==> flow/design.v <==
`timescale 1ns / 1ps
module TNS_dec_33(
    input wire clk,
    input wire rst_n,
    input wire [32:0] codein,
    output reg [30 - 1 : 0] dataout
    );
    wire [30 - 1 : 0] dataout_wire;
    assign dataout_wire = (codein[32]*847425747) + (codein[31]*564950498) + (codein[30]*282475249) + 
                    (codein[29]*121060821) + (codein[28]*80707214) + (codein[27]*40353607) + 
                    (codein[26]*17294403) + (codein[25]*11529602) + (codein[24]*5764801) + 
                    (codein[23]*2470629) + (codein[22]*1647086) + (codein[21]*823543) + 
                    (codein[20]*352947) + (codein[19]*235298) + (codein[18]*117649) + (codein[17]*50421) + (codein[16]*33614) + 
                    (codein[15]*16807) + (codein[14]*7203) + (codein[13]*4802) + (codein[12]*2401) + (codein[11]*1029) +
                    (codein[10]*686) + (codein[9]*343) + (codein[8]*147) + (codein[7]*98) + (codein[6]*49) +
                    (codein[5]*21) + (codein[4]*14) + (codein[3]*7) + (codein[2]*3) + (codein[1]*2) +
                    (codein[0]*1);
    always @(posedge clk or negedge rst_n) begin
        if (~rst_n) begin
            dataout <= 0;
        end
        else begin
            dataout <= dataout_wire;
        end
    end
endmodule
## From RTL to reports: TNS_dec_33

What the tools print for TNS_dec_33, step after step.
Lines are those of the file above, counted from 1.
Operators carry their Yosys type and port widths (W data, S select, Z words).
Cell names lack the library's common part.
Not given: --

| set-up | value |
|---|---|
| design top | TNS_dec_33 |
| clock port | clk |
| library | sky130hd |
| timing corner | tt_025C_1v80 |

## Word level

Yosys after proc, flatten, opt, wreduce and memory -nomap, before mapping. Enables and synchronous resets that opt folds into registers are not counted as muxes. Memory bits, and registers merged into a memory's read port (data or address), are not among the register bits. Print and check cells are not counted. Equal cells are merged and count once.

| cells by class | value |
|---|---|
| order comparisons | 0 |
| reductions and logical operators | 0 |
| muxes and demuxes | 0 |
| eq/ne operators | 0 |
| bitwise logic cells | 0 |
| divide/modulo/power cells | 0 |
| $mul | 31 |
| $add $sub $neg | 32 |
| shifts and indexed selects | 0 |

Operators with widths:

| operator | number |
|---|---|
| $add A30 B14 Y30 | 2 |
| $add A30 B17 Y30 | 2 |
| $add A30 B28 Y30 | 2 |
| $add A30 B30 Y30 | 2 |
| $mul A1 B26 Y27 const B | 2 |
| $mul A1 B23 Y24 const B | 2 |
| $mul A1 B20 Y21 const B | 2 |
| $mul A1 B17 Y18 const B | 2 |
| $mul A1 B15 Y16 const B | 2 |
| $mul A1 B29 Y30 const B | 1 |
| $mul A1 B30 Y30 const B | 1 |
| $add A30 B1 Y30 | 1 |
| $add A30 B10 Y30 | 1 |
| $add A30 B11 Y30 | 1 |
| $add A30 B12 Y30 | 1 |
| $add A30 B13 Y30 | 1 |
| $add A30 B16 Y30 | 1 |
| $add A30 B18 Y30 | 1 |
| $add A30 B19 Y30 | 1 |
| $add A30 B2 Y30 | 1 |
| $add A30 B20 Y30 | 1 |
| $add A30 B21 Y30 | 1 |
| $add A30 B22 Y30 | 1 |
| $add A30 B23 Y30 | 1 |
| $add A30 B24 Y30 | 1 |
| $add A30 B25 Y30 | 1 |
| $add A30 B26 Y30 | 1 |
| $add A30 B27 Y30 | 1 |

Not listed: further kinds 22, cells in them 26.

| bit counts | value |
|---|---|
| register bits | 30 |
| memory cells | 0 |
| latch bits | 0 |
| word width x clocked read ports | 0 |
| bits in writable memories | 0 |
| elaborated cells | 64 |
| memory bits (read-only) | 0 |

## Logic depth

Yosys ltp: most cells in a row. Word level: on the elaborated netlist, between registers, memories and ports. Mapped: between sequential cells and ports; inverters and the memories' decode and read muxes count.

| logic depth | value |
|---|---|
| depth in word-level cells | 33 |
| ABC_AREA | 1 |
| depth in mapped cells | 27 |
| depth with buffers taken out | 27 |

## After synthesis

Yosys stat after the flow's synthesis: flattened, memories mapped to cells. It holds for the ABC_AREA given above (unset counts as 0); a run with the other value may have another netlist.
Totals and module areas in this step are rounded.

| mapped netlist | value |
|---|---|
| flip-flop cells | 30 |
| synthesis area | 10200 um^2 |
| mapped cells | 1137 |
| buffer cells | 0 |

Cells by type:

| cell type | number |
|---|---|
| fa_1 | 193 |
| ha_1 | 210 |
| inv_1 | 406 |
| dfrtp_1 | 30 |
| nand2_1 | 166 |
| nand3_1 | 28 |
| a21oi_1 | 18 |
| nor2_1 | 23 |
| xor2_1 | 9 |
| nor2_2 | 10 |
| nand2_2 | 9 |
| xnor2_1 | 6 |
| nand4_1 | 8 |
| o21bai_1 | 5 |
| nand3_2 | 3 |
| and2_1 | 4 |
| or2_2 | 3 |
| and3_1 | 2 |

Other cell types: 4; their cells: 4.

## Worst setup path after synthesis

Source: OpenSTA report_checks on the synthesized netlist (no wires, ideal clock, input and output delay 20% of the period each), path of least setup slack; recovery checks are left aside. Register names are those of the netlist, which keeps one name where synthesis merged equal registers.

| timing path after synthesis | value |
|---|---|
| path type | in2reg |
| start | input port codein[27] |
| end | register dataout[17] |
| data required time | 11.883 ns |
| buffers on the path | 0 |
| stages on the path | 23 |
| delay of the path | 5.317 ns |
| period | 12.0 ns |
| input delay | 2.400 ns |
| arrival | 7.600 ns |
| library setup time | 0.117 ns |
| path slack | 4.284 ns |
| synthesis period reached | 7.716 ns |

"delay of the path" is the arrival time less input delay plus setup time.
"stages on the path": output pins that drive a net of the path, with the launching flip-flop's if there is one; two outputs of one cell count as two.
"synthesis period reached" = period - worst setup slack (recovery checks aside). The figure is calculated, with input and output delays left at 20% of the set period.
The rows between start and end are the longest chain of elaborated cells between them; the timing report does not say that the signal goes this way. Where chains are equally long, one stands for them.
Each line given opens the expression or statement behind the cell; cells for indexed reads and writes are added by Yosys, which also makes memories of some case tables.

| between the ends, after synthesis | value |
|---|---|
| cell sequence | fa_1 > inv_1 > fa_1 > fa_1 > inv_1 > fa_1 > fa_1 > fa_1 > inv_1 > fa_1 > inv_1 > fa_1 > ha_1 > inv_1 > fa_1 > inv_1 > nand3_1 > nand3_2 > nand2_1 > nand2_2 > nand3_1 > nand3_1 > nand2_1 |
| cells in the longest elaborated chain | 29 |

Ends and longest elaborated chain, after synthesis:

| what | line | RTL |
|---|---|---|
| start, declared | 5 | `input wire [32:0] codein,` |
| $mul A1 B26 Y27 | 10 | `(codein[29]*121060821) + (codein[28]*80707214) + (codein[27]*40353607) +` |
| $add A30 B27 Y30 | 9 | `assign dataout_wire = (codein[32]*847425747) + (codein[31]*564950498) + (codein[30]*282475249) +` |
| $add A30 B26 Y30 | 9 |  |
| $add A30 B25 Y30 | 9 |  |
| $add A30 B24 Y30 | 9 |  |
| $add A30 B23 Y30 | 9 |  |
| $add A30 B22 Y30 | 9 |  |
| [15 not listed] | -- |  |
| $add A30 B7 Y30 | 9 |  |
| $add A30 B6 Y30 | 9 |  |
| $add A30 B5 Y30 | 9 |  |
| $add A30 B4 Y30 | 9 |  |
| $add A30 B3 Y30 | 9 |  |
| $add A30 B2 Y30 | 9 |  |
| $add A30 B1 Y30 | 9 |  |
| end, assigned | 20 | `dataout <= 0;` |
| end, assigned | 23 | `dataout <= dataout_wire;` |
| end, declared | 6 | `output reg [30 - 1 : 0] dataout` |

## Timing after layout

Path of least setup slack in the final report of run 1 (OpenROAD, finished layout, wires in). Where an end is a register, its clock arrival counts in the times.

| timing path post-layout | value |
|---|---|
| path type | in2reg |
| start | input port codein[23] |
| end | register dataout[27] |
| period | 8.32 ns |
| arrival | 8.17 ns |
| stages on the path | 24 |
| data required time | 8.49 ns |
| path slack | 0.33 ns |
| library setup time | 0.11 ns |
| buffers on the path | 1 |
| input delay | 1.66 ns |

The rows between start and end are the longest chain of elaborated cells between them; the timing report does not say that the signal goes this way. Where chains are equally long, one stands for them.

| between the ends, post-layout | value |
|---|---|
| cell sequence | clkdlybuf4s50_1 > inv_1 > fa_1 > fa_1 > inv_1 > fa_1 > fa_1 > fa_1 > fa_1 > inv_1 > fa_1 > inv_1 > fa_1 > ha_1 > inv_1 > fa_1 > inv_1 > nand3_1 > nand3_2 > nand2_1 > nand2_2 > nand2_1 > nand4_1 > nand2_1 |
| cells in the longest elaborated chain | 25 |

Ends and longest elaborated chain, post-layout:

| what | line | RTL |
|---|---|---|
| start, declared | 5 | `input wire [32:0] codein,` |
| $mul A1 B22 Y23 | 12 | `(codein[23]*2470629) + (codein[22]*1647086) + (codein[21]*823543) +` |
| $add A30 B23 Y30 | 9 | `assign dataout_wire = (codein[32]*847425747) + (codein[31]*564950498) + (codein[30]*282475249) +` |
| $add A30 B22 Y30 | 9 |  |
| $add A30 B21 Y30 | 9 |  |
| $add A30 B20 Y30 | 9 |  |
| $add A30 B19 Y30 | 9 |  |
| $add A30 B18 Y30 | 9 |  |
| [11 not listed] | -- |  |
| $add A30 B7 Y30 | 9 |  |
| $add A30 B6 Y30 | 9 |  |
| $add A30 B5 Y30 | 9 |  |
| $add A30 B4 Y30 | 9 |  |
| $add A30 B3 Y30 | 9 |  |
| $add A30 B2 Y30 | 9 |  |
| $add A30 B1 Y30 | 9 |  |
| end, assigned | 20 | `dataout <= 0;` |
| end, assigned | 23 | `dataout <= dataout_wire;` |
| end, declared | 6 | `output reg [30 - 1 : 0] dataout` |

Wiki page: TNS_dec_33 / flow data

Measured data: module TNS_dec_33, platform sky130hd, 7 stored runs of the flow under differing settings, order arbitrary. Input and output delays are each 20% of the period that was set; the output load is 0.01 pF.
"achieved clock period" is the run's clock period less its worst setup slack. It is reckoned from that one timing run; input and output delays stay at 20% of the period that was set.
By "time of the worst setup path" is meant the share of the clock period that the worst setup path is allowed (20% is reserved at inputs, 20% at outputs), minus its slack. Clock arrival times at its registers enter into it.
Values from the reports are rounded here.

#### Run 1

| setting | value |
|---|---|
| ABC_AREA | `1` |
| CAP_MARGIN | `0` |
| CELL_PAD_IN_SITES_DETAIL_PLACEMENT | `1` |
| CORE_ASPECT_RATIO | `0.92` |
| GPL_TIMING_DRIVEN | `0` |
| HOLD_SLACK_MARGIN | `0.26` |
| MAX_ROUTING_LAYER | `met5` |
| period_ns | `8.32` |
| CORE_MARGIN | `2` |
| CORE_UTILIZATION | `40` |
| SLEW_MARGIN | `20` |

| result | value |
|---|---|
| Yosys chip area after synthesis | 10200 um^2 |
| setup slack of the worst path | 0.326 ns |
| utilization | 45.9 % |
| standard-cell area after layout | 11400 um^2 |
| achieved clock period | 7.994 ns |
| setup total negative slack | 0.000 ns |
| total die area | 26700 um^2 |
| time of the worst setup path | 6.33 ns |
| type of the worst setup path | in2reg |

#### Run 2

| setting | value |
|---|---|
| ABC_AREA | `1` |
| CELL_PAD_IN_SITES_DETAIL_PLACEMENT | `1` |
| HOLD_SLACK_MARGIN | `0.26` |
| period_ns | `12.0` |
| CAP_MARGIN | `20` |
| CORE_MARGIN | `2` |
| CORE_UTILIZATION | `40` |
| SLEW_MARGIN | `20` |

| result | value |
|---|---|
| time of the worst setup path | 6.42 ns |
| type of the worst setup path | in2reg |
| Yosys chip area after synthesis | 10200 um^2 |
| setup slack of the worst path | 3.18 ns |
| total die area | 26700 um^2 |
| setup total negative slack | 0.000 ns |
| utilization | 45.5 % |
| achieved clock period | 8.823 ns |
| standard-cell area after layout | 11400 um^2 |

#### Run 3

| setting | value |
|---|---|
| ABC_AREA | `1` |
| CAP_MARGIN | `20` |
| CELL_PAD_IN_SITES_GLOBAL_PLACEMENT | `0` |
| CORE_ASPECT_RATIO | `1.55` |
| CORE_UTILIZATION | `48` |
| MAX_ROUTING_LAYER | `met4` |
| MIN_ROUTING_LAYER | `met2` |
| PLACE_DENSITY_LB_ADDON | `0.26` |
| SETUP_SLACK_MARGIN | `0.36` |
| period_ns | `14.8` |
| CORE_MARGIN | `2` |
| SLEW_MARGIN | `20` |

| result | value |
|---|---|
| setup slack of the worst path | 5.46 ns |
| total die area | 22400 um^2 |
| setup total negative slack | 0.000 ns |
| standard-cell area after layout | 11300 um^2 |
| utilization | 54.0 % |
| time of the worst setup path | 6.38 ns |
| type of the worst setup path | in2reg |
| Yosys chip area after synthesis | 10200 um^2 |
| achieved clock period | 9.342 ns |

#### Run 4

| setting | value |
|---|---|
| CELL_PAD_IN_SITES_GLOBAL_PLACEMENT | `1` |
| CORE_ASPECT_RATIO | `1.75` |
| CORE_UTILIZATION | `32` |
| SETUP_SLACK_MARGIN | `-0.1` |
| period_ns | `12.0` |
| CAP_MARGIN | `20` |
| CORE_MARGIN | `2` |
| SLEW_MARGIN | `20` |

| result | value |
|---|---|
| utilization | 36.9 % |
| setup slack of the worst path | 2.61 ns |
| time of the worst setup path | 6.99 ns |
| type of the worst setup path | in2reg |
| setup total negative slack | 0.000 ns |
| total die area | 31200 um^2 |
| standard-cell area after layout | 10800 um^2 |
| Yosys chip area after synthesis | 9510 um^2 |
| achieved clock period | 9.386 ns |

#### Run 5

| setting | value |
|---|---|
| ABC_AREA | `1` |
| CAP_MARGIN | `0` |
| CELL_PAD_IN_SITES_DETAIL_PLACEMENT | `1` |
| CORE_ASPECT_RATIO | `0.92` |
| CORE_MARGIN | `9` |
| GPL_ROUTABILITY_DRIVEN | `0` |
| GPL_TIMING_DRIVEN | `1` |
| HOLD_SLACK_MARGIN | `0.26` |
| MAX_ROUTING_LAYER | `met5` |
| MIN_ROUTING_LAYER | `met2` |
| SETUP_SLACK_MARGIN | `1.54` |
| SLEW_MARGIN | `30` |
| TNS_END_PERCENT | `50` |
| period_ns | `11.8` |
| CORE_UTILIZATION | `40` |

| result | value |
|---|---|
| standard-cell area after layout | 11400 um^2 |
| utilization | 45.8 % |
| total die area | 31500 um^2 |
| setup slack of the worst path | 2.97 ns |
| Yosys chip area after synthesis | 10200 um^2 |
| achieved clock period | 8.835 ns |
| time of the worst setup path | 6.47 ns |
| type of the worst setup path | in2reg |
| setup total negative slack | 0.000 ns |

#### Run 6

| setting | value |
|---|---|
| ABC_AREA | `1` |
| CAP_MARGIN | `40` |
| CELL_PAD_IN_SITES_GLOBAL_PLACEMENT | `0` |
| CORE_UTILIZATION | `17` |
| PLACE_DENSITY_LB_ADDON | `0.09` |
| SETUP_SLACK_MARGIN | `1.82` |
| TNS_END_PERCENT | `70` |
| period_ns | `15.3` |
| CORE_MARGIN | `2` |
| SLEW_MARGIN | `20` |

| result | value |
|---|---|
| time of the worst setup path | 6.48 ns |
| type of the worst setup path | in2reg |
| achieved clock period | 9.542 ns |
| Yosys chip area after synthesis | 10200 um^2 |
| standard-cell area after layout | 11900 um^2 |
| setup slack of the worst path | 5.76 ns |
| setup total negative slack | 0.000 ns |
| utilization | 20.2 % |
| total die area | 61700 um^2 |

#### Run 7

| setting | value |
|---|---|
| CELL_PAD_IN_SITES_GLOBAL_PLACEMENT | `2` |
| CORE_ASPECT_RATIO | `0.78` |
| CORE_UTILIZATION | `32` |
| CTS_CLUSTER_SIZE | `18` |
| SETUP_SLACK_MARGIN | `-0.1` |
| period_ns | `12.0` |
| CAP_MARGIN | `20` |
| CORE_MARGIN | `2` |
| SLEW_MARGIN | `20` |

| result | value |
|---|---|
| standard-cell area after layout | 10800 um^2 |
| achieved clock period | 9.449 ns |
| setup slack of the worst path | 2.55 ns |
| total die area | 31100 um^2 |
| setup total negative slack | 0.000 ns |
| time of the worst setup path | 7.05 ns |
| type of the worst setup path | in2reg |
| utilization | 37.1 % |
| Yosys chip area after synthesis | 9510 um^2 |
